==> flow/design.v <==
module Registers  (
    input clk,
    input rst,
    input [31:0] in,
    output reg [31:0]  out
);
always @(posedge clk )
begin
    if(rst == 1'b1)
    begin
        out<=0;
    end
    else 
    begin
        out<=in;
    end
end
endmodule
module full_adder
(input i_bit1,input i_bit2, input i_carry,output o_sum,output o_carry);
wire g1,p1;
assign g1=i_bit1 & i_bit2;
assign p1=i_bit1 ^ i_bit2;
assign o_sum=p1 ^ i_carry;
assign o_carry = g1 | (p1&i_carry);
endmodule
module four_bit_adder(input [3:0] A,input [3:0]  B,input Cin,  output [3:0]  Sum,output   Cout);
    wire [3:0] C; 
    genvar i;
    generate
        for (i = 0; i < 4; i = i + 1) begin : loop
            full_adder FA(
                .i_bit1(A[i]),
                .i_bit2(B[i]),
                .i_carry(i == 0 ? Cin : C[i - 1]),
                .o_sum(Sum[i]),
                .o_carry(C[i])
            );
        end
    endgenerate
    assign Cout=C[3];
endmodule
module CSA  #(parameter N = 32)(input [N-1:0] A,input [N-1:0]  B,input Cin,  output [N-1:0]  Sum,output   Cout,output Overflow);
    wire [N-1:0] S0;
    wire [N-1:0] S1;
    wire [(N/4)-1:0] C0;
    wire [(N/4)-1:0] C1;
    wire [(N/4)-1:0] C;
    four_bit_adder A_inst(.A(A[3:0]),.B(B[3:0]),.Cin(Cin),.Sum(Sum[3:0]),.Cout(C[0])); 
    genvar i;
    generate
        for (i = 0; i < N/4-1; i = i + 1) begin : loop1
            four_bit_adder A0(
                .A(A[i*4+7:i*4+4]),
                .B(B[i*4+7:i*4+4]),
                .Cin(1'b0),
                .Sum(S0[i*4+7:i*4+4]),
                .Cout(C0[i+1])
            );
            four_bit_adder A1(
                .A(A[i*4+7:i*4+4]),
                .B(B[i*4+7:i*4+4]),
                .Cin(1'b1),
                .Sum(S1[i*4+7:i*4+4]),
                .Cout(C1[i+1])
            );
        end
    endgenerate
    genvar j;
    generate
    for (j = 0; j < N/4-1; j = j + 1) begin : loop2
        assign Sum[j*4+7:j*4+4] = C[j] ? S1[j*4+7:j*4+4] : S0[j*4+7:j*4+4];
        assign C[j+1] = C[j] ? C1[j+1] : C0[j+1];
    end
endgenerate
    assign Cout=C[(N/4)-1];
    assign Overflow=(A[N-1]==B[N-1]&&(A[N-1])!=Sum[N-1]);
endmodule
module normalizer
(input [23:0] A_mantissa,input [7:0] A_exponent, output  reg [22:0] O_mantissa ,output reg [7:0] O_exponent);
reg [23:0] temp_mantissa;
always @ (*)
begin 
    if(A_mantissa[23:0]==24'b000000000000000000000001)
    begin 
        temp_mantissa=A_mantissa<<23;
        O_exponent=A_exponent-23;
    end
    else if(A_mantissa[23:1]==23'b00000000000000000000001)
    begin 
        temp_mantissa=A_mantissa<<22;
        O_exponent=A_exponent-22;
    end
    else if(A_mantissa[23:2]==22'b0000000000000000000001)
    begin 
        temp_mantissa=A_mantissa<<21;
        O_exponent=A_exponent-21;
    end
    else if(A_mantissa[23:3]==21'b000000000000000000001)
    begin 
        temp_mantissa=A_mantissa<<20;
        O_exponent=A_exponent-20;
    end
    else if(A_mantissa[23:4]==20'b00000000000000000001)
    begin 
        temp_mantissa=A_mantissa<<19;
        O_exponent=A_exponent-19;
    end
    else if(A_mantissa[23:5]==19'b0000000000000000001)
    begin 
        temp_mantissa=A_mantissa<<18;
        O_exponent=A_exponent-18;
    end
    else if(A_mantissa[23:6]==18'b000000000000000001)
    begin 
        temp_mantissa=A_mantissa<<17;
        O_exponent=A_exponent-17;
    end
    else if(A_mantissa[23:7]==17'b00000000000000001)
    begin 
        temp_mantissa=A_mantissa<<16;
        O_exponent=A_exponent-16;
    end
    else if(A_mantissa[23:8]==16'b0000000000000001)
    begin 
        temp_mantissa=A_mantissa<<15;
        O_exponent=A_exponent-15;
    end
    else if(A_mantissa[23:9]==15'b000000000000001)
    begin 
        temp_mantissa=A_mantissa<<14;
        O_exponent=A_exponent-14;
    end
    else if(A_mantissa[23:10]==14'b00000000000001)
    begin 
        temp_mantissa=A_mantissa<<13;
        O_exponent=A_exponent-13;
    end
    else if(A_mantissa[23:11]==13'b0000000000001)
    begin 
        temp_mantissa=A_mantissa<<12;
        O_exponent=A_exponent-12;
    end
    else if(A_mantissa[23:12]==12'b000000000001)
    begin 
        temp_mantissa=A_mantissa<<11;
        O_exponent=A_exponent-11;
    end
    else if(A_mantissa[23:13]==11'b00000000001)
    begin 
        temp_mantissa=A_mantissa<<10;
        O_exponent=A_exponent-10;
    end
    else if(A_mantissa[23:14]==10'b0000000001)
    begin 
        temp_mantissa=A_mantissa<<9;
        O_exponent=A_exponent-9;
    end
    else if(A_mantissa[23:15]==9'b000000001)
    begin 
        temp_mantissa=A_mantissa<<8;
        O_exponent=A_exponent-8;
    end
    else if(A_mantissa[23:16]==8'b00000001)
    begin 
        temp_mantissa=A_mantissa<<7;
        O_exponent=A_exponent-7;
    end
    else if(A_mantissa[23:17]==7'b0000001)
    begin 
        temp_mantissa=A_mantissa<<6;
        O_exponent=A_exponent-6;
    end
    else if(A_mantissa[23:18]==6'b000001)
    begin 
        temp_mantissa=A_mantissa<<5;
        O_exponent=A_exponent-5;
    end
    else if(A_mantissa[23:19]==5'b00001)
    begin 
        temp_mantissa=A_mantissa<<4;
        O_exponent=A_exponent-4;
    end
    else if(A_mantissa[23:20]==4'b0001)
    begin 
        temp_mantissa=A_mantissa<<3;
        O_exponent=A_exponent-3;
    end
    else if(A_mantissa[23:21]==3'b001)
    begin 
        temp_mantissa=A_mantissa<<2;
        O_exponent=A_exponent-2;
    end
    else if(A_mantissa[23:22]==3'b01)
    begin 
        temp_mantissa=A_mantissa<<1;
        O_exponent=A_exponent-1;
    end
    else 
    begin
        temp_mantissa=A_mantissa;
        O_exponent=A_exponent;
    end 
O_mantissa=temp_mantissa[22:0];
end
endmodule
module FPA
(input [31:0] A, input [31:0] B, output [31:0] Sum,output Cout,output reg of);
reg  A_sign;
reg  B_sign;
reg  O_sign;
reg [7:0] A_exponent ;
reg [7:0] B_exponent ;
wire [7:0] O_exponent ;
reg [24:0] O_temp1_exponent ;
reg [24:0] O_temp2_exponent ;
reg [23:0] A_mantissa ;
reg [23:0] B_mantissa ;
reg [23:0] temp1_mantissa ;
reg [23:0] temp2_mantissa ;
reg [23:0] O_mantissa ;
reg [24:0] O_temp1_mantissa ;
reg [24:0] O_temp2_mantissa ;
reg [7:0] temp ;
wire [7:0] final_exponent ;
wire [22:0] final_mantissa ;
wire [7:0] pre_exponent ;
wire [22:0] pre_mantissa ;
reg [23:0] A_Adder ;
reg [23:0] B_Adder ;
wire [23:0] Sum_Adder ;
wire Cin ;
wire c ;
 CSA #(24) c1( A_Adder,B_Adder,Cin,Sum_Adder ,c ,overflow);
assign Cin=1'b0;
always @ (*)
begin
    A_sign=A[31];
    B_sign=B[31];
    A_exponent=A[30:23];
    B_exponent=B[30:23];
    A_mantissa = {1'b1,A[22:0]};
    B_mantissa ={1'b1,B[22:0]};
    if(A_exponent > B_exponent ) begin
        temp=A_exponent-B_exponent;
        O_temp1_exponent=A_exponent;
        B_mantissa=B_mantissa>>temp;
    end
    else if (A_exponent < B_exponent )begin
        temp=B_exponent-A_exponent;
        O_temp1_exponent=B_exponent;
        temp1_mantissa=A_mantissa>>temp;
        A_mantissa=temp1_mantissa;
    end
    else 
    begin
        O_temp1_exponent=A_exponent;
    end
    if(A_sign == B_sign )
    begin
        A_Adder=A_mantissa;
        B_Adder=B_mantissa;
        O_sign=A_sign;
        O_temp1_mantissa={c,Sum_Adder};
    end
     else 
    begin
        if(A_sign==1'b1)
        begin
            temp1_mantissa=~A_mantissa+1'b1;
            temp2_mantissa=B_mantissa;
            A_Adder=temp1_mantissa;
            B_Adder=temp2_mantissa;
            O_temp2_mantissa={c,Sum_Adder};
            if(A_mantissa>= B_mantissa)
            begin 
                O_temp1_mantissa=~O_temp2_mantissa+1;
                O_temp1_mantissa[24]=1'b0;
            end
            else
            begin 
                O_temp1_mantissa=O_temp2_mantissa;
                O_temp1_mantissa[24]=1'b0;
            end
        end
        else 
        begin
            temp1_mantissa=A_mantissa;
            temp2_mantissa=~B_mantissa+1'b1;
            A_Adder=temp1_mantissa;
            B_Adder=temp2_mantissa;
            O_temp2_mantissa={c,Sum_Adder};
            if(A_mantissa <= B_mantissa)
            begin 
                O_temp1_mantissa=~O_temp2_mantissa+1;
                O_temp1_mantissa[24]=1'b0;
            end
            else
            begin 
                O_temp1_mantissa=O_temp2_mantissa;
                O_temp1_mantissa[24]=1'b0;
            end
        end
        if(A_mantissa>B_mantissa)
            O_sign=A_sign;
        else if(A_mantissa<B_mantissa)
            O_sign=B_sign;
        else
        begin
            O_sign=1'b0;
        end
    end
    if(O_temp1_mantissa[24]==1'b1)
    begin
        O_temp2_exponent=O_temp1_exponent+25'd1;
        O_mantissa=O_temp1_mantissa[24:1];
        if(O_mantissa == 23'd0 &  O_temp1_exponent== A_exponent & O_temp1_exponent== B_exponent )
            begin
                O_temp1_exponent=23'd0;
            end
        else
            O_temp1_exponent=O_temp2_exponent;
    end else
    begin
        O_mantissa=O_temp1_mantissa[23:0];
        if(O_mantissa == 23'd0 &  O_temp1_exponent== A_exponent & O_temp1_exponent== B_exponent )
            begin
                O_temp1_exponent=23'd0;
            end
   end 
end
assign O_exponent=O_temp1_exponent;
normalizer N_instance( O_mantissa, O_exponent, pre_mantissa , pre_exponent);
always @ (*)
begin
    if(pre_exponent == 8'd255  || A[30:23] == 8'd255  || B[30:23] == 8'd255)
        of=1'b1;
    else
        of=1'b0;
end
assign final_exponent = of ? 8'd0 : pre_exponent;
assign final_mantissa = of ? 23'd0 : pre_mantissa;
assign Sum={O_sign & ~of,final_exponent,final_mantissa};
assign Cout=O_temp1_mantissa[24];
endmodule
module FPA_final (
input clk,
input rst,
input [31 : 0] in1,
input [31 : 0] in2,
output [31 : 0] OUT
);
wire [31 : 0]A;
wire [31 : 0]B;
wire [31 : 0]C;
Registers operand1_reg (clk,rst, in1, A);
Registers operand2_reg (clk, rst, in2, B);
FPA B1 ( .A(A), .B(B), .Sum(C), .Cout(), .of());
Registers output_reg (clk,rst, C, OUT);
endmodule
### Reports on FPA_final

What the tools print for FPA_final, step after step.
Lines are those of the file above, counted from 1.
Operators carry their Yosys type and port widths (W data, S select, Z words).
Cell names lack the library's common part.
Not given: --

* top module: FPA_final
* clock input: clk
* library: sky130hd
* corner: tt_025C_1v80

### Elaborated design

Counts by Yosys on the flattened word-level netlist (proc, flatten, opt, wreduce; memories kept). Register bits leave out memories and registers merged into their read ports (data or address). Print and check cells are left out. Cells with the same type and inputs are merged into one.

* input bits: 66
* bits in registers: 96

* reductions and logical operators: 28
* equal/unequal tests: 29
* muxes and demuxes: 76
* bitwise gates (word level): 166
* $add $sub $neg: 29
* order comparisons: 6
* shift operators: 2

Operators by type and width (count)
* $mux W23: 22
* $mux W24: 11
* $mux W8: 28
* $add A24 B1 Y24 const B: 3
* $not A24 Y24: 3
* $sub A8 B4 Y8 const B: 8
* $sub A8 B5 Y8 const B: 8
* $and A1 B1 Y1: 62
* $xor A1 B1 Y1: 57
* $shr A24 B8 Y24: 2
* $logic_not A24 Y1: 2
* $or A1 B1 Y1: 38
* $sub A8 B3 Y8 const B: 4
* $reduce_or A25 Y1: 1
* $mux W25: 1
* $eq A24 B1 Y1 const B: 1
* $ge A24 B24 Y1: 1
* $gt A24 B24 Y1: 1
* $le A24 B24 Y1: 1
* $lt A24 B24 Y1: 1
* $reduce_or A24 Y1: 1
* $eq A8 B8 Y1 const B: 3
* $eq A23 B1 Y1 const B: 1
* $reduce_or A23 Y1: 1
* $eq A22 B1 Y1 const B: 1
* $reduce_or A22 Y1: 1
* $eq A21 B1 Y1 const B: 1
* $reduce_or A21 Y1: 1

Other operator kinds: 50; their cells: 71.

### Depth

Depth = most cells in a row (Yosys ltp): at word level without a register or memory, in the mapped netlist without a sequential cell, where the memories' decode and read muxes count.

* depth after elaboration: 61
* ABC_AREA: 0
* depth in mapped cells: 75
* gate-level depth less buffers: 66

### After synthesis

Source: synth_stat.txt of the flow (Yosys; design flattened, memories mapped). It holds for the ABC_AREA given above (unset counts as 0); a run with the other value may have another netlist.
Totals and module areas in this step are rounded.

* mapped area: 16000 µm²
* mapped flip-flops: 96
* buffer cells: 196
* standard cells after synthesis: 2385

Cells by type (count)
* dfxtp_1: 96
* nand2_1: 270
* a21oi_1: 188
* ha_1: 72
* nor2_1: 223
* xnor2_1: 77
* o21ai_0: 133
* a211oi_1: 80
* clkbuf_1: 134
* nor2b_1: 79
* mux4_2: 21
* nor3_1: 85
* nand3_1: 82
* fa_1: 20
* mux2i_1: 36
* o211ai_1: 46
* inv_1: 75
* xor2_1: 31

Not listed: further types 85, cells in them 637.
The figures by module come from a second, unflattened synthesis with its own total; it is not the netlist above.

* cell total of the unflattened synthesis: 2308
* area total of the unflattened synthesis: 17000 µm²

Each row is one instance without its submodules.

By module
* FPA: area 7400 µm², sequential area 0.0 µm², instances 1, cells 1059
* normalizer: area 5600 µm², sequential area 0.0 µm², instances 1, cells 955
* Registers: area 860 µm², sequential area 640 µm², instances 3, cells 67
* full_adder: area 20 µm², sequential area 0.0 µm², instances 44, cells 1
* CSA #(N=24): area 470 µm², sequential area 0.0 µm², instances 1, cells 49
* FPA_final: area 0.0 µm², sequential area 0.0 µm², instances 1, cells 0
* four_bit_adder: area 0.0 µm², sequential area 0.0 µm², instances 11, cells 0

### Timing after synthesis

Source: OpenSTA report_checks on the synthesized netlist (no wires, ideal clock, input and output delay 20% of the period each), path of least setup slack; recovery checks are left aside. Register names are those of the netlist, which keeps one name where synthesis merged equal registers.

* path type: register -> register
* start: register operand1_reg.out[23]
* end: register output_reg.out[21]
* data arrival time: 16.489 ns
* period: 22.0 ns
* stages on the path: 72
* path delay: 16.617 ns
* launch time at the first pin: 0.000 ns
* buffers on the path: 9
* slack: 5.383 ns
* required time: 21.872 ns
* synthesis period reached: 16.617 ns

"path delay" = arrival - input delay + setup time.
"stages on the path" counts driving pins, that of a launching flip-flop among them; a cell with two outputs on the path counts twice.
"synthesis period reached" is the clock period less the worst setup slack; recovery checks do not enter. This is arithmetic on one report: input and output delays are still those of the set period (20% each).
The rows between start and end are the longest chain of elaborated cells between them; the timing report does not say that the signal goes this way. Where chains are equally long, one stands for them.
A line is the first line of the expression or statement that the cell stems from. Yosys adds cells for indexed reads and writes and turns some case tables into memories.

* cell sequence: dfxtp_1 > inv_1 > ha_1 > inv_1 > fa_1 > nand3_1 > a21oi_2 > o21a_1 > buf_6 > buf_6 > buf_2 > clkbuf_1 > mux4_2 > nand2_1 > a21oi_1 > a211oi_1 > a211oi_1 > o21ai_0 > [... 36 more ...] > buf_2 > and3_1 > clkinv_1 > buf_1 > ha_1 > inv_1 > nor2_1 > nor4_1 > or4_1 > a32o_1 > a21oi_1 > o21ai_0 > a21oi_1 > mux2i_1 > nand4_1 > o31ai_4 > buf_6 > nor2_1
* cells in the longest elaborated chain: 60
* elaborated cells on any way between the ends: 303

RTL lines, path post-synthesis
* from (decl): RTL line 5 `output reg [31:0]  out`
* from (assign): RTL line 11 `out<=0;`
* from (assign): RTL line 15 `out<=in;`
* $sub A8 B8 Y8: RTL line 250 `temp=B_exponent-A_exponent;`
* $shr A24 B8 Y24: RTL line 252 `temp1_mantissa=A_mantissa>>temp;`
* $mux W24: RTL line 249 `else if (A_exponent < B_exponent )begin`
* $mux W24: RTL line 244 `if(A_exponent > B_exponent ) begin`
* $not A24 Y24: RTL line 270 `temp1_mantissa=~A_mantissa+1'b1;`
* $add A24 B1 Y24: RTL line 270
* $mux W24: RTL line 268 `if(A_sign==1'b1)`
* [... 45 more ...]
* $mux W8: RTL line 94 `else if(A_mantissa[23:2]==22'b0000000000000000000001)`
* $mux W8: RTL line 89 `else if(A_mantissa[23:1]==23'b00000000000000000000001)`
* $mux W8: RTL line 84 `if(A_mantissa[23:0]==24'b000000000000000000000001)`
* $eq A8 B8 Y1: RTL line 336 `if(pre_exponent == 8'd255  || A[30:23] == 8'd255  || B[30:23] == 8'd255)`
* $logic_or A1 B1 Y1 (2 in a row): RTL line 336
* $mux W1: RTL line 336
* $reduce_or A4 Y1
* to (assign): RTL line 11
* to (assign): RTL line 15
* to (decl): RTL line 5

### Timing after layout

From the final timing report of flow run 2: the path of least setup slack in the routed layout; clock arrival at registers is part of the times.

* path type: register -> register
* start: register operand1_reg.out[26]
* end: register output_reg.out[31]
* stages on the path: 60
* data arrival time: 19.64 ns
* launch time at the first pin: 0.40 ns
* period: 22.3 ns
* buffers on the path: 2
* slack: 2.89 ns
* required time: 22.54 ns

The rows between start and end are the longest chain of elaborated cells between them; the timing report does not say that the signal goes this way. Where chains are equally long, one stands for them.

* cell sequence: dfxtp_1 > inv_1 > ha_1 > a21oi_1 > a21oi_2 > o21ai_4 > buf_4 > mux2i_1 > xor2_2 > or3_1 > a2111o_1 > o211a_1 > or2_2 > ha_1 > a21oi_1 > fa_1 > fa_1 > fa_1 > [... 24 more ...] > nor2b_1 > mux2_2 > o211ai_1 > or3_1 > nand2_1 > inv_1 > ha_1 > inv_1 > o221ai_1 > nor2_1 > nand2_1 > a311o_1 > a311oi_1 > a21oi_1 > nor4_2 > nand4_1 > o31ai_4 > nor3_1
* cells in the longest elaborated chain: 61
* elaborated cells on any way between the ends: 288

RTL lines, path post-layout
* from (decl): RTL line 5 `output reg [31:0]  out`
* from (assign): RTL line 11 `out<=0;`
* from (assign): RTL line 15 `out<=in;`
* $sub A8 B8 Y8: RTL line 250 `temp=B_exponent-A_exponent;`
* $shr A24 B8 Y24: RTL line 252 `temp1_mantissa=A_mantissa>>temp;`
* $mux W24: RTL line 249 `else if (A_exponent < B_exponent )begin`
* $mux W24: RTL line 244 `if(A_exponent > B_exponent ) begin`
* $not A24 Y24: RTL line 270 `temp1_mantissa=~A_mantissa+1'b1;`
* $add A24 B1 Y24: RTL line 270
* $mux W24: RTL line 268 `if(A_sign==1'b1)`
* [... 46 more ...]
* $mux W8: RTL line 89 `else if(A_mantissa[23:1]==23'b00000000000000000000001)`
* $mux W8: RTL line 84 `if(A_mantissa[23:0]==24'b000000000000000000000001)`
* $eq A8 B8 Y1: RTL line 336 `if(pre_exponent == 8'd255  || A[30:23] == 8'd255  || B[30:23] == 8'd255)`
* $logic_or A1 B1 Y1 (2 in a row): RTL line 336
* $mux W1: RTL line 336
* $not A1 Y1: RTL line 343 `assign Sum={O_sign & ~of,final_exponent,final_mantissa};`
* $and A1 B1 Y1: RTL line 343
* to (assign): RTL line 11
* to (assign): RTL line 15
* to (decl): RTL line 5

Appendix: measured runs

4 stored runs of FPA_final in the flow (synthesis by Yosys, layout by OpenROAD, sky130hd cells), in arbitrary order. Constraints: input delay and output delay 20% of the set period each, output load 0.01 pF.
"clock period achieved": clock period set for the run, less the worst setup slack. It is reckoned from that one timing run; input and output delays stay at 20% of the period that was set.
"allowed time less slack (worst setup path)" is the time allowed to the run's worst setup path (the clock period less input and output delay, where it has them) less its slack. Clock arrival times count: a late capture clock shortens it, a late launch clock lengthens it.
"total power of the final layout": no workload was simulated; the value follows from the tool's default switching activity.
Measured values are rounded.

### Flow run 1

Settings: `ABC_AREA=1`, `CAP_MARGIN=0`, `CELL_PAD_IN_SITES_DETAIL_PLACEMENT=2`, `CELL_PAD_IN_SITES_GLOBAL_PLACEMENT=2`, `CORE_ASPECT_RATIO=0.8`, `CORE_UTILIZATION=61`, `CTS_CLUSTER_DIAMETER=368`, `GPL_ROUTABILITY_DRIVEN=1`, `GPL_TIMING_DRIVEN=1`, `TNS_END_PERCENT=55`, `period_ns=24.6`, `CORE_MARGIN=2`, `SLEW_MARGIN=20`

Incomplete, placement halted on GPL-0301.

### Flow run 2

Settings: `CORE_UTILIZATION=23`, `CTS_CLUSTER_SIZE=46`, `MAX_ROUTING_LAYER=met5`, `PLACE_DENSITY_LB_ADDON=0.28`, `SETUP_SLACK_MARGIN=-2.0`, `period_ns=22.3`, `CAP_MARGIN=20`, `CORE_MARGIN=2`, `SLEW_MARGIN=20`

- Total die area: 73000 µm²
- Clock period achieved: 19.406 ns
- Synthesis area: 16000 µm²
- Final utilization: 26%
- Allowed time less slack (worst setup path): 19.41 ns
- Critical path type: register -> register
- Total power of the final layout: 2200 uW
- Area of the standard cells in the finished layout: 19000 µm²
- Worst slack on setup checks: 2.9 ns
- Setup total negative slack: 0.000 ns
- Smallest hold slack: 0.96 ns

### Flow run 3

Settings: `ABC_AREA=1`, `CELL_PAD_IN_SITES_GLOBAL_PLACEMENT=1`, `CORE_MARGIN=3`, `CORE_UTILIZATION=40`, `CTS_CLUSTER_SIZE=35`, `GPL_TIMING_DRIVEN=0`, `HOLD_SLACK_MARGIN=0.14`, `MIN_ROUTING_LAYER=met1`, `PLACE_DENSITY_LB_ADDON=0.06`, `SLEW_MARGIN=15`, `period_ns=27.8`, `CAP_MARGIN=20`

- Total die area: 42000 µm²
- Clock period achieved: 20.385 ns
- Synthesis area: 16000 µm²
- Final utilization: 46%
- Allowed time less slack (worst setup path): 20.39 ns
- Critical path type: register -> register
- Total power of the final layout: 2400 uW
- Area of the standard cells in the finished layout: 18000 µm²
- Worst slack on setup checks: 7.4 ns
- Setup total negative slack: 0.000 ns
- Smallest hold slack: 0.85 ns

### Flow run 4

Settings: `ABC_AREA=1`, `CORE_UTILIZATION=19`, `CTS_CLUSTER_DIAMETER=365`, `GPL_ROUTABILITY_DRIVEN=0`, `PLACE_DENSITY_LB_ADDON=0.2`, `SETUP_SLACK_MARGIN=5.0`, `SLEW_MARGIN=10`, `TNS_END_PERCENT=75`, `period_ns=27.6`, `CAP_MARGIN=20`, `CORE_MARGIN=2`

- Total die area: 86000 µm²
- Clock period achieved: 19.367 ns
- Synthesis area: 16000 µm²
- Final utilization: 22%
- Allowed time less slack (worst setup path): 19.37 ns
- Critical path type: register -> register
- Total power of the final layout: 2300 uW
- Area of the standard cells in the finished layout: 18000 µm²
- Worst slack on setup checks: 8.2 ns
- Setup total negative slack: 0.000 ns
- Smallest hold slack: 0.82 ns
